==> flow/design.v <==
module keypad_encoder_4x4(input [7:0]data,output reg [3:0] encode_data);
  always @(data) begin
    case(data)
      8'h81: encode_data = 4'd0;
      8'h82: encode_data = 4'd1;
      8'h84: encode_data = 4'd2;
      8'h88: encode_data = 4'd3;
      8'h41: encode_data = 4'd4;
      8'h42: encode_data = 4'd5;
      8'h44: encode_data = 4'd6;
      8'h48: encode_data = 4'd7;
      8'h21: encode_data = 4'd8;
      8'h22: encode_data = 4'd9;
      8'h24: encode_data = 4'd10;
      8'h28: encode_data = 4'd11;
      8'h11: encode_data = 4'd12;
      8'h12: encode_data = 4'd13;
      8'h14: encode_data = 4'd14;
      8'h18: encode_data = 4'd15;
      default: encode_data = 4'd0;
  endcase
 end
endmodule
module keypad_scanner #(parameter rows_count=4, 
                        parameter cols_count=4)(input clk, rst, start, input [rows_count-1:0] rows, input ack, 
                                                output reg[cols_count-1:0] cols,output reg[cols_count+rows_count-1:0] data, output reg done);
  typedef enum {scan_rows, detect_row, wait_key_release} States_e;
  States_e state,nextState;
  always_ff @(posedge clk) begin: rst_clk_blk
    if(!rst) begin
      state <= scan_rows;
    end
    else
      state <= nextState;
  end:rst_clk_blk
  always_ff @(posedge clk) begin: Scanning
   if (!rst) begin 
      cols <= '0;
      cols[0] <= 1; 
   end
   else begin
   if(start == 1) begin:start_fsm
    case(state) 
      scan_rows: begin
                     if(rows == 0) begin
                       cols <= {cols[cols_count-2:0],cols[cols_count-1]}; 
                     end
      end
 endcase
   end
  end
  end:Scanning
  always_comb begin
     case(state) 
      scan_rows: begin 
                   data = '0;
                   done = 0;
                 end
      detect_row: begin 
                    if (ack == 0) begin data = {rows,cols};
                                        done = 1;
                                  end
                    else begin data = 0;
                               done = 0;
                  end
                end            
      wait_key_release: begin 
                   data = 0;
                   done = 0;
                 end  
      default: begin 
                   data = 0;
                   done = 0;
                 end  
    endcase
  end
  always_comb begin: state_change
   case(state) 
     scan_rows: begin
                 if(rows != 0 )
                      nextState = detect_row;
                 else
                      nextState = scan_rows;
     end
     detect_row: if(ack == 1) begin
                    nextState = wait_key_release;
                 end
                 else nextState = detect_row;
     wait_key_release: if(rows != 0) nextState = wait_key_release;
                       else          nextState = scan_rows;
     default: nextState = scan_rows;
   endcase
  end:state_change
endmodule
module keypad_controller #(parameter cols_count=4,parameter rows_count=4)(
                           input clk, rst, enable, ack,
                           output [cols_count-1:0] cols,
                           input [rows_count-1:0]rows,
                           output reg [3:0] encode_data,
                           output reg done);
  wire [cols_count+rows_count-1:0] data;
  keypad_scanner kpad_scanner(.clk(clk), .rst(rst), .start(enable), .rows(rows),.cols(cols),.data(data),.ack(ack),.done(done));
  keypad_encoder_4x4 kpad_encode(.data(data),.encode_data(encode_data));
endmodule
module alu #(parameter BCDdigits=2)(           input [3:0]operator,
					       input bit op1_sign,
					       input bit op2_sign,
                                               input [BCDdigits*4-1:0] operand1,operand2,
                                               output reg [BCDdigits*4*2-1:0]result,
                                               output reg sign);
  parameter plus     = 4'd10;
  parameter subtract = 4'd11;
  parameter mul      = 4'd12;
  parameter div      = 4'd13;
  always_comb begin
     sign = 0;
     case(operator) 
        plus: begin
             if(op1_sign == 0 && op2_sign == 0) begin
	     result =  operand1 + operand2;
             sign = 0;
	     end
	     else if(op1_sign == 0 && op2_sign == 1) begin
	     result =  operand1 - operand2;
             sign = 0;
	     end
	     else if(op1_sign == 1 && op2_sign == 0) begin
	       if (operand1 < operand2) begin
	         result =  operand2 - operand1;
                 sign = 0;
	       end
	       else begin
	         result = operand1 - operand2;
	         sign = 1;
	       end
	       end
	     else begin
	     result =  operand1 + operand2;
             sign = 1;
	     end
            end
        subtract: begin
             if(op1_sign == 0 && op2_sign == 0) begin
	      if (operand1 < operand2) begin
               result = operand2 - operand1;
               sign = 1;
             end
             else begin
               result = operand1 - operand2;
               sign = 0;
             end
             end
            else if(op1_sign == 1 && op2_sign == 1) begin
	      if (operand1 < operand2) begin
               result = operand2 - operand1;
               sign = 0;
             end
             else begin
               result = operand1 - operand2;
               sign = 1;
             end
             end
            else if(op1_sign == 0 && op2_sign == 1) begin
	       result = operand1 + operand2;
               sign = 0;
            end
            else begin
	       result = operand1 + operand2;
               sign = 1;
             end
            end
        mul: begin
             if(op1_sign == 0 && op2_sign == 0) begin
	      result =  operand1 * operand2;
              sign = 0;
	     end
	     else if(op1_sign == 0 && op2_sign == 1) begin
	     result =  operand1 * operand2;
             sign = 1;
	     end
	     else if(op1_sign == 1 && op2_sign == 0) begin
	     result =  operand1 * operand2;
             sign = 1;
	     end
	     else begin
	     result =  operand1 * operand2;
             sign = 0;
	     end
            end
        div: begin
               if(operand2 == 0) result = 0;      
               else  begin
             if(op1_sign == 0 && op2_sign == 0) begin
	      result =  operand1 / operand2;
              sign = 0;
	     end
	     else if(op1_sign == 0 && op2_sign == 1) begin
	     result =  operand1 / operand2;
             sign = 1;
	     end
	     else if(op1_sign == 1 && op2_sign == 0) begin
	     result =  operand1 / operand2;
             sign = 1;
	     end
	     else begin
	     result =  operand1 / operand2;
             sign = 0;
	     end
	       end
            end
        default: begin 
	          result = 0;
		  sign = 0;
		 end
      endcase
  end
endmodule
module BCD2binary #(parameter BCDdigits = 4)(input [BCDdigits*4-1:0] bcd,
                                             output reg [BCDdigits*4-1:0] binary);
 always @(bcd)begin
    binary = bcd[15:12]* 10'd1000 + bcd[11:8] * 8'd100 +bcd[7:4] * 8'd10 + bcd[3:0]; 
 end
endmodule
module binary2BCD(input [15:0] binary,
                  output reg [15:0] bcd);
  reg[3:0] digit1,digit2,digit3,digit4;
  integer counter;
  always @(binary) begin
      digit1 = 0;
      digit2 = 0;
      digit3 = 0;
      digit4 = 0;
      counter = 0;
   if(binary <= 16'h270f) begin   
    for (counter = 15; counter >= 0; counter = counter - 1) begin
      if(digit2 >= 5)  digit2 = digit2 + 3;
      if(digit3 >= 5)  digit3 = digit3 + 3;
      if(digit4 >= 5)  digit4 = digit4 + 3;
      digit1 = digit1 << 1;
      digit1[0] = digit2[3];
      digit2 = digit2 << 1;
      digit2[0] = digit3[3];
      digit3 = digit3 << 1;
      digit3[0] = digit4[3];
      digit4 = digit4 << 1;
      digit4[0] = binary[counter];  
    end
   bcd = {digit1,digit2,digit3,digit4};
  end
  else begin
    bcd = {4'h0,4'ha,4'hb,4'hb};
  end
  end
endmodule
`timescale 1 ns / 1 ns
module control_logic #(parameter BCDdigits=2)(input [3:0] data,
                                            input clk, rst, done,
                                            output reg ack,
                                            output reg [BCDdigits*4*2-1:0] display,
                                            output reg sign);
  typedef enum {start, receiveBCDdigits_set1, receiveOperation, receiveBCDdigits_set2, compute_and_continue, ack_BCDdigits_set1, ack_BCDdigits_set2, ack_operation} States_e;
  States_e state,nextState;
  reg [BCDdigits*4-1:0] operand1,operand2;
  reg [3:0] operator;
  reg op1_sign;
  wire [BCDdigits*4*2-1:0] op_bin1,op_bin2;
  wire [BCDdigits*4*2-1:0] op;
  wire op2_sign,alu_sign;
  reg [15:0] alu_op1,alu_op2;    
  reg [31:0] alu_result;
  reg [15:0] condt_result;
  assign condt_result = (alu_result > 32'd9999) ? '1:alu_result[15:0];
  assign op2_sign = '0;
  alu#(.BCDdigits(4)) alu(.operator(operator),.operand1(op_bin1),.operand2(op_bin2),.result(alu_result),.sign(alu_sign),.op1_sign(op1_sign),.op2_sign(op2_sign));  
  BCD2binary bb1(.bcd(alu_op1),.binary(op_bin1));
  BCD2binary bb2(.bcd(alu_op2),.binary(op_bin2));
  binary2BCD b2b(.binary(condt_result),.bcd(op));
  always_ff @(posedge clk) begin: rst_clk_blk
    if(!rst) begin
     state <= start;
    end
    else
      state <= nextState;
  end:rst_clk_blk
 always @(posedge clk) begin:fsm_logic
      case(state)
        start:   begin  ack <= '0;
                   operand1 <= '0;
                   operand2 <= '0;
                   operator <= '0;
                   alu_op1  <= '0;
                   alu_op2  <= '0; 
                   op1_sign <= '0;
                 end
        receiveBCDdigits_set1: begin 
                            ack <= 1;
                            if(data <= 4'd9) begin   
                              operand1 <= {operand1[BCDdigits*4-4-1:0],data};   
                            end
                            sign <= 0;
                           end
        ack_BCDdigits_set1: 
                            begin 
                               ack <= 0;
                               alu_op1 <= operand1;
                               display <= operand1;
                            end
        receiveOperation: begin
                           ack <= 1;
                           operator <= data[3:0];   
                          end
        ack_operation: 
                       begin 
                          ack <= 0;
                       end
        receiveBCDdigits_set2: begin 
                           ack <= 1;
                             operand2 <= {operand2[BCDdigits*4-4-1:0],data};   
                           sign <= 0;
                         end
        ack_BCDdigits_set2: 
                            begin
                              ack <= 0;
			      sign <= 0;
                              display <= operand2;
                              alu_op2 <= operand2;
                            end
        compute_and_continue: begin 
                         ack <= 1;
                         if(data >=4'd9) begin   
                           if(op != 16'habb) alu_op1 <= op;
                           else alu_op1 <= 0;
                           op1_sign <= alu_sign;
                           operand2 <= '0;
                           alu_op2 <= '0;
                           operator <= data[3:0];
                           display <= op; 
			   sign <= alu_sign;
                         end
                   end
        endcase
  end:fsm_logic
  always_comb begin: always_comb_nextstate
    case(state)
         start:           if(done == 1) nextState = receiveBCDdigits_set1;
                          else nextState = start;
        receiveBCDdigits_set1: 
                          if (done == 1) nextState = ack_BCDdigits_set1;
                          else nextState = receiveBCDdigits_set1;
        ack_BCDdigits_set1: 
                         if(done == 1 && data <= 4'd9) 
                           nextState = receiveBCDdigits_set1;
                         else if (done == 1 && data <=4'd13) 
                           nextState = receiveOperation;
                         else if(done ==1)
                           nextState = start;
                         else nextState = ack_BCDdigits_set1;
        receiveOperation:
                          if(done == 1) nextState = ack_operation;
                          else nextState = receiveOperation;
        ack_operation: 
                     if(done==1)
                       nextState = receiveBCDdigits_set2;
                     else nextState = ack_operation;
        receiveBCDdigits_set2:
                          if (done == 1) nextState = ack_BCDdigits_set2;
                          else nextState = receiveBCDdigits_set2;
        ack_BCDdigits_set2:
                         if(done == 1 && data <= 4'd9) 
                           nextState = receiveBCDdigits_set2;
                         else if (done == 1 && data <= 4'd14) 
                           nextState = compute_and_continue;
                         else if(done ==1)
                           nextState = start;
                         else nextState = ack_BCDdigits_set2;
        compute_and_continue: if (data <= 4'd13)
                           nextState = ack_operation;
                         else if (done == 1)
                           nextState = start;
                         else nextState = compute_and_continue;
        default : nextState = start;       
        endcase
  end: always_comb_nextstate
endmodule
module BCD2seg7 (input [3:0] bcd,
                 output reg [7:0]leds);
	always @(bcd)
		case (bcd)      
			4'h0: leds = 8'b0111_1110;
	   		4'h1: leds = 8'b0011_0000;
			4'h2: leds = 8'b0110_1101;
			4'h3: leds = 8'b0111_1001;
			4'h4: leds = 8'b0011_0011;
			4'h5: leds = 8'b0101_1011;
			4'h6: leds = 8'b0101_1111;
			4'h7: leds = 8'b0111_0000;
			4'h8: leds = 8'b0111_1111;
			4'h9: leds = 8'b0111_1011;
			4'ha: leds = 8'b0100_1111;   
			4'hb: leds = 8'b0000_0101;   
			default: leds = 8'b0000_0000;
		endcase
endmodule
module display #(parameter BCDdigits = 2)(input [BCDdigits*4*2-1:0] display_data,
                                          output wire [7:0]seven_seg_data1,seven_seg_data2,seven_seg_data3,seven_seg_data4);
 BCD2seg7 disp1(.bcd(display_data[15:12]),.leds(seven_seg_data1));
 BCD2seg7 disp2(.bcd(display_data[11:8]),.leds(seven_seg_data2));
 BCD2seg7 disp3(.bcd(display_data[7:4]),.leds(seven_seg_data3));
 BCD2seg7 disp4(.bcd(display_data[3:0]),.leds(seven_seg_data4));
endmodule
`timescale 1 ns / 1 ns
module calculator #(parameter BCDdigits = 2,parameter cols_count=4,parameter rows_count=4)(
                                                                                          input clk,rst,start,
                                                                                          output [cols_count-1:0] cols,
                                                                                          input [rows_count-1:0] rows,
                                                                                          output reg [7:0] digit1,digit2,digit3,digit4,
                                                                                          output reg sign);
  wire [BCDdigits*4*2-1:0] display;
  wire [3:0]encode_data;
  wire done,ack;
  keypad_controller kpad_controller(.clk(clk), .rst(rst), .enable(start), .ack(ack),.cols(cols),.rows(rows),.encode_data(encode_data),.done(done));
  control_logic control_logic(.data(encode_data), .clk(clk), .rst(rst), .done(done), .ack(ack), .display(display),.sign(sign));
  display disp(.display_data(display[15:0]),.seven_seg_data1(digit1),.seven_seg_data2(digit2),.seven_seg_data3(digit3),.seven_seg_data4(digit4));
 endmodule
# Reports on calculator
# Tool output for the design above, in the order of the flow.
# Line numbers count from 1 in the design file above.
# Library cell names are shortened.
design:
  top: "calculator"
  clk_port: "clk"
  library: "sky130hd"
  corner: "tt_025C_1v80"

# Elaborated design
# Source: Yosys, flattened and elaborated, memories not mapped. Widths are those after wreduce. Print and check cells do not count. Equal cells are merged and count once.
# Memory sizes are those after Yosys's memory passes, which may raise the word count (mostly to a power of two), join words into wider ones and drop unused or constant bits.
bits:
  register_bits: 139
  latch_bits: 0
  mem_bits_rw: 0
  romBits: 448
  clocked_rd_ports_x_width: 28
  n_memories: 4
  inputBits: 7
  output_inout_bits: 37
  wordCells: 333
op_classes:
  n_addsub: 53
  multipliers: 7
  n_div: 1
  cmp: 51
  eq_ne: 31
  shift: 0
  n_mux: 144
  n_logic: 0
  reduce_and_logical: 29
memory_table:
  columns: ["name", "words", "width", "read_ports", "write_ports", "line_no", "text"]
  rows:
  - ["(name not given)", 16, 7, 1, 0, 388, "case (bcd)"]
  - ["(name not given)", 16, 7, 1, 0, 388, null]
  - ["(name not given)", 16, 7, 1, 0, 388, null]
  - ["(name not given)", 16, 7, 1, 0, 388, null]
op_table:
  columns: ["cell", "n"]
  rows:
  - ["divider 16 x 16 -> 32 bit", 1]
  - ["multiplier 16 x 16 -> 32 bit", 1]
  - ["two-way mux 32 bit", 9]
  - ["two-way mux 4 bit", 71]
  - ["parallel mux 32 bit (select 8 bit)", 1]
  - [">= comparator 4 x 3 -> 1 bit with constant B", 44]
  - ["parallel mux 16 bit (select 3 bit)", 3]
  - ["adder 4 x 2 -> 4 bit with constant B", 34]
  - ["== test 32 x 3 -> 1 bit with constant B", 4]
  - ["parallel mux 32 bit (select 4 bit)", 1]
  - ["== test 32 x 2 -> 1 bit with constant B", 3]
  - ["two-way mux 16 bit", 6]
  - ["multiplier 4 x 7 -> 11 bit with constant B", 2]
  - ["two-way mux 3 bit", 27]
  - ["multiplier 4 x 5 -> 9 bit with constant B", 2]
  - ["== test 32 x 1 -> 1 bit with constant B", 2]
  - ["logical NOT 32 bit", 2]
  - ["parallel mux 4 bit (select 15 bit)", 1]
  - ["multiplier 4 x 3 -> 7 bit with constant B", 2]
  - ["subtractor 16 x 16 -> 17 bit", 2]
  - ["adder 16 x 11 -> 16 bit", 2]
  - ["adder 16 x 4 -> 16 bit", 2]
  - ["adder 16 x 8 -> 16 bit", 2]
  - ["> comparator 32 x 14 -> 1 bit with constant B", 1]
  - ["== test 8 x 5 -> 1 bit with constant B", 4]
  - ["== test 8 x 6 -> 1 bit with constant B", 4]
  - ["== test 8 x 7 -> 1 bit with constant B", 4]
  - ["two-way mux 8 bit", 4]
# Not listed: further kinds 28, cells in them 75.

# Longest topological paths
# Yosys ltp: most cells in a row. Word level: on the elaborated netlist, between registers, memories and ports. Mapped: between sequential cells and ports; inverters and the memories' decode and read muxes count.
depth:
  depth_word: 61
  ABC_AREA: 0
  ltp_mapped: 473
  mapped_depth_nobuf: 431

# After synthesis
# Yosys stat after the flow's synthesis: flattened, memories mapped to cells. It holds for the ABC_AREA given above (unset counts as 0); a run with the other value may have another netlist.
# The area totals of this step are shown rounded.
synth_totals:
  cell_count: 4883
  yosys_area_um2: 36500
  seqArea_um2: 2710
  flip_flops: 106
  buffers: 151
types:
  columns: ["cell_type", "n", "area_total_um2"]
  rows:
  - ["ha_1", 505, 6318.56]
  - ["fa_1", 114, 2.28E+03]
  - ["nor2_1", 498, 1.87E+03]
  - ["edfxtp_1", 59, 1.77E+03]
  - ["nand2_1", 421, 1.58E+03]
  - ["o21a_1", 205, 1.54E+03]
  - ["inv_1", 349, 1.31E+03]
  - ["nor3_1", 261, 1.31E+03]
  - ["a21oi_1", 258, 1.29E+03]
  - ["xnor2_1", 139, 1.22E+03]
  - ["dfxtp_1", 47, 940.902]
  - ["o31ai_1", 105, 788.256]
  - ["o21ai_0", 142, 710.682]
  - ["mux2i_1", 68, 680.653]
  - ["mux2_2", 56, 630.605]
  - ["a21o_1", 81, 608.083]
  - ["nand3_1", 121, 605.581]
  - ["xor2_1", 64, 560.538]
# Not listed: further types 132, cells in them 1390.
# The figures by module come from a second, unflattened synthesis with its own total; it is not the netlist above.
hier_totals:
  hier_cells: 6104
  hier_area_um2: 46300
# Each row is one instance without its submodules.
modules:
  columns: ["module", "instances", "n_cells", "area_um2", "seq_area_um2"]
  rows:
  - ["alu (BCDdigits=4)", 1, 4579, 33500, 0.0]
  - ["binary2BCD", 1, 733, 4840, 0.0]
  - ["BCD2binary", 2, 184, 1640, 0.0]
  - ["control_logic", 1, 231, 3130, 2050]
  - ["BCD2seg7", 4, 35, 269, 0.0]
  - ["keypad_scanner", 1, 36, 335, 140]
  - ["keypad_encoder_4x4", 1, 17, 125, 0.0]
  - ["calculator", 1, 0, 0.0, 0.0]
  - ["display", 1, 0, 0.0, 0.0]
  - ["keypad_controller", 1, 0, 0.0, 0.0]

# Path before layout
# Source: OpenSTA report_checks on the synthesized netlist (no wires, ideal clock, input and output delay 20% of the period each), path of least setup slack; recovery checks are left aside. Register names are those of the netlist, which keeps one name where synthesis merged equal registers.
synth_timing:
  path_kind: "register to register"
  from: "register control_logic.alu_op2[6]"
  to: "register (name not given)"
  period_ps: 85000
  setup_ps: 70
  t_first_pin_ps: 0
  arrival_time_ps: 86046
  required_time_ps: 84930
  setup_slack_ps: -1116
  delay_ps: 86116
  driving_pins: 443
  path_buffers: 44
  synth_period_reached_ps: 86116
# "delay_ps" is the arrival time less input delay plus setup time.
# "driving_pins" counts driving pins, that of a launching flip-flop among them; a cell with two outputs on the path counts twice.
# "synth_period_reached_ps" = period - worst setup slack (recovery checks aside). The figure is calculated, with input and output delays left at 20% of the set period.
# A register here has more assigning lines than the two given.
synth_via:
  cell_sequence: "edfxtp_1 -> ha_1 -> inv_1 -> fa_1 -> inv_1 -> ha_1 -> fa_1 -> inv_1 -> nand2_1 -> nor3_1 -> ha_1 -> o21a_1 -> o22ai_1 -> o311ai_1 -> and3_1 -> ha_1 -> a21o_1 -> a21oi_1 -> [... 407 more ...] -> a21oi_1 -> nor2b_1 -> o21ai_0 -> nand2b_1 -> a21oi_1 -> o2111ai_1 -> a2111oi_0 -> nand4_1 -> a2111oi_0 -> nand4_1 -> o31a_1 -> and2_1 -> a211oi_1 -> o21a_1 -> inv_1 -> ha_1 -> o21a_1 -> a21oi_1"
  cells_between: 82
  classes_between: "20 x add/sub; 2 x mul; 1 x div; 18 x compare; 40 x mux; 1 x reduce/logical"
synth_rtl:
  columns: ["element", "line_no", "text"]
  rows:
  - ["start: declaration", 269, "reg [15:0] alu_op1,alu_op2;"]
  - ["start: assignment", 292, "alu_op2  <= '0;"]
  - ["start: assignment", 326, "alu_op2 <= operand2;"]
# No chain of elaborated cells between the ends is given.

# Worst path after layout
# From the final timing report of job 1: the path of least setup slack in the routed layout; clock arrival at registers is part of the times.
# The report prints the path's times to 10 ps; the period is as set.
layout_timing:
  path_kind: "register to register"
  from: "register control_logic.alu_op2[6]"
  to: "register (name not given)"
  period_ps: 114000
  setup_ps: 70
  t_first_pin_ps: 350
  arrival_time_ps: 100860
  required_time_ps: 114270
  setup_slack_ps: 13410
  driving_pins: 443
  path_buffers: 44
# A register here has more assigning lines than the two given.
layout_via:
  cell_sequence: "edfxtp_1 -> ha_1 -> inv_1 -> fa_1 -> inv_1 -> ha_1 -> fa_1 -> and2_1 -> a21oi_1 -> nor2_1 -> nand2_1 -> nor2_1 -> ha_1 -> or3_1 -> o22ai_1 -> o311ai_1 -> and3_1 -> ha_1 -> [... 407 more ...] -> a21oi_1 -> nor2b_1 -> o21ai_0 -> nand2b_1 -> a21oi_1 -> o2111ai_1 -> a2111oi_0 -> nand4_1 -> a2111oi_0 -> nand4_1 -> o31a_1 -> and2_1 -> a211oi_1 -> o21a_1 -> inv_1 -> ha_1 -> o21a_1 -> a21oi_1"
  cells_between: 82
  classes_between: "20 x add/sub; 2 x mul; 1 x div; 18 x compare; 40 x mux; 1 x reduce/logical"
layout_rtl:
  columns: ["element", "line_no", "text"]
  rows:
  - ["start: declaration", 269, "reg [15:0] alu_op1,alu_op2;"]
  - ["start: assignment", 292, "alu_op2  <= '0;"]
  - ["start: assignment", 326, "alu_op2 <= operand2;"]
# No chain of elaborated cells between the ends is given.

# Flow runs of calculator

Measured results for calculator: 4 stored runs of the Yosys and OpenROAD flow on sky130hd. The settings differ; the order carries no meaning. The constraints put input and output delay at 20% of the set period each and load the outputs with 0.01 pF.
"period_less_ws_ps" is the run's clock period less its worst setup slack. It is reckoned from that one timing run; input and output delays stay at 20% of the period that was set.
By "worstPathTime_ps" is meant the share of the clock period that the worst setup path is allowed (20% is reserved at inputs, 20% at outputs), minus its slack. Clock arrival times at its registers enter into it.
"worstPathTime_ps" is given in steps of 10 ps.
The results are shown rounded.

--- job 1 ---
==> flow/run.sh <==
#!/bin/bash
# the make line also repeats the synthesis and layout settings of config.mk as NAME=value (left out here)
make -C /OpenROAD-flow-scripts/flow DESIGN_CONFIG=/design/flow/config.mk WORK_HOME=/design/flow/orfs CLKGATE_MAP_FILE= finish
==> flow/config.mk <==
export PLATFORM = sky130hd
export DESIGN_NAME = calculator
export DESIGN_NICKNAME = calculator
export VERILOG_FILES = /design/flow/design.v
export SDC_FILE = /design/flow/constraint.sdc
export NUM_CORES = 4
export LEC_CHECK = 0
export CAP_MARGIN = 30
export CORE_MARGIN = 2
export CORE_UTILIZATION = 44
export CTS_CLUSTER_DIAMETER = 153
export GPL_TIMING_DRIVEN = 0
export MAX_ROUTING_LAYER = met5
export PLACE_DENSITY = 0.72
export SETUP_SLACK_MARGIN = 5.0
export SLEW_MARGIN = 20
==> flow/constraint.sdc <==
create_clock -name core_clock -period 114.0 [get_ports {clk}]
set_input_delay 22.8000 -clock core_clock [delete_from_list [all_inputs] [get_ports {clk}]]
set_output_delay 22.8000 -clock core_clock [all_outputs]
set_load 0.01 [all_outputs]

==> results, as YAML <==
results:
  ys_area_um2: 36500
  design_die_area_um2: 85400
  final_stdcell_area_um2: 38900
  final_util_pct: 47.3
  fin_ws_ps: 13400
  total_negative_slack_ps: 0
  worst_hold_slack_ps: 520
  period_less_ws_ps: 100589
  worstPathTime_ps: 100590
  worstPathKind: "register to register"

--- job 2 ---
==> flow/run.sh <==
#!/bin/bash
# the make line also repeats the synthesis and layout settings of config.mk as NAME=value (left out here)
make -C /OpenROAD-flow-scripts/flow DESIGN_CONFIG=/design/flow/config.mk WORK_HOME=/design/flow/orfs CLKGATE_MAP_FILE= finish
==> flow/config.mk <==
export PLATFORM = sky130hd
export DESIGN_NAME = calculator
export DESIGN_NICKNAME = calculator
export VERILOG_FILES = /design/flow/design.v
export SDC_FILE = /design/flow/constraint.sdc
export NUM_CORES = 4
export LEC_CHECK = 0
export CAP_MARGIN = 20
export CORE_MARGIN = 2
export CORE_UTILIZATION = 40
export SLEW_MARGIN = 20
==> flow/constraint.sdc <==
create_clock -name core_clock -period 85.0 [get_ports {clk}]
set_input_delay 17.0000 -clock core_clock [delete_from_list [all_inputs] [get_ports {clk}]]
set_output_delay 17.0000 -clock core_clock [all_outputs]
set_load 0.01 [all_outputs]

==> results, as YAML <==
results:
  ys_area_um2: 36500
  design_die_area_um2: 93800
  final_stdcell_area_um2: 40300
  final_util_pct: 44.6
  fin_ws_ps: 4820
  total_negative_slack_ps: 0
  worst_hold_slack_ps: 509
  period_less_ws_ps: 80179
  worstPathTime_ps: 80180
  worstPathKind: "register to register"

--- job 3 ---
==> flow/run.sh <==
#!/bin/bash
# the make line also repeats the synthesis and layout settings of config.mk as NAME=value (left out here)
make -C /OpenROAD-flow-scripts/flow DESIGN_CONFIG=/design/flow/config.mk WORK_HOME=/design/flow/orfs CLKGATE_MAP_FILE= finish
==> flow/config.mk <==
export PLATFORM = sky130hd
export DESIGN_NAME = calculator
export DESIGN_NICKNAME = calculator
export VERILOG_FILES = /design/flow/design.v
export SDC_FILE = /design/flow/constraint.sdc
export NUM_CORES = 4
export LEC_CHECK = 0
export CAP_MARGIN = 20
export CORE_MARGIN = 2
export CORE_UTILIZATION = 40
export SLEW_MARGIN = 20
==> flow/constraint.sdc <==
create_clock -name core_clock -period 81.7 [get_ports {clk}]
set_input_delay 16.3400 -clock core_clock [delete_from_list [all_inputs] [get_ports {clk}]]
set_output_delay 16.3400 -clock core_clock [all_outputs]
set_load 0.01 [all_outputs]

==> results, as YAML <==
results:
  ys_area_um2: 36500
  design_die_area_um2: 93800
  final_stdcell_area_um2: 41500
  final_util_pct: 45.9
  fin_ws_ps: 4070
  total_negative_slack_ps: 0
  worst_hold_slack_ps: 517
  period_less_ws_ps: 77633
  worstPathTime_ps: 77630
  worstPathKind: "register to register"

--- job 4 ---
==> flow/run.sh <==
#!/bin/bash
# the make line also repeats the synthesis and layout settings of config.mk as NAME=value (left out here)
make -C /OpenROAD-flow-scripts/flow DESIGN_CONFIG=/design/flow/config.mk WORK_HOME=/design/flow/orfs CLKGATE_MAP_FILE= finish
==> flow/config.mk <==
export PLATFORM = sky130hd
export DESIGN_NAME = calculator
export DESIGN_NICKNAME = calculator
export VERILOG_FILES = /design/flow/design.v
export SDC_FILE = /design/flow/constraint.sdc
export NUM_CORES = 4
export LEC_CHECK = 0
export ABC_AREA = 1
export CAP_MARGIN = 15
export CORE_MARGIN = 2
export CORE_UTILIZATION = 40
export SLEW_MARGIN = 15
==> flow/constraint.sdc <==
create_clock -name core_clock -period 85.0 [get_ports {clk}]
set_input_delay 17.0000 -clock core_clock [delete_from_list [all_inputs] [get_ports {clk}]]
set_output_delay 17.0000 -clock core_clock [all_outputs]
set_load 0.01 [all_outputs]

==> results, as YAML <==
results:
  ys_area_um2: 42100
  design_die_area_um2: 108000
  final_stdcell_area_um2: 43900
  final_util_pct: 42.2
  fin_ws_ps: 12100
  total_negative_slack_ps: 0
  worst_hold_slack_ps: 473
  period_less_ws_ps: 72934
  worstPathTime_ps: 72930
  worstPathKind: "register to register"
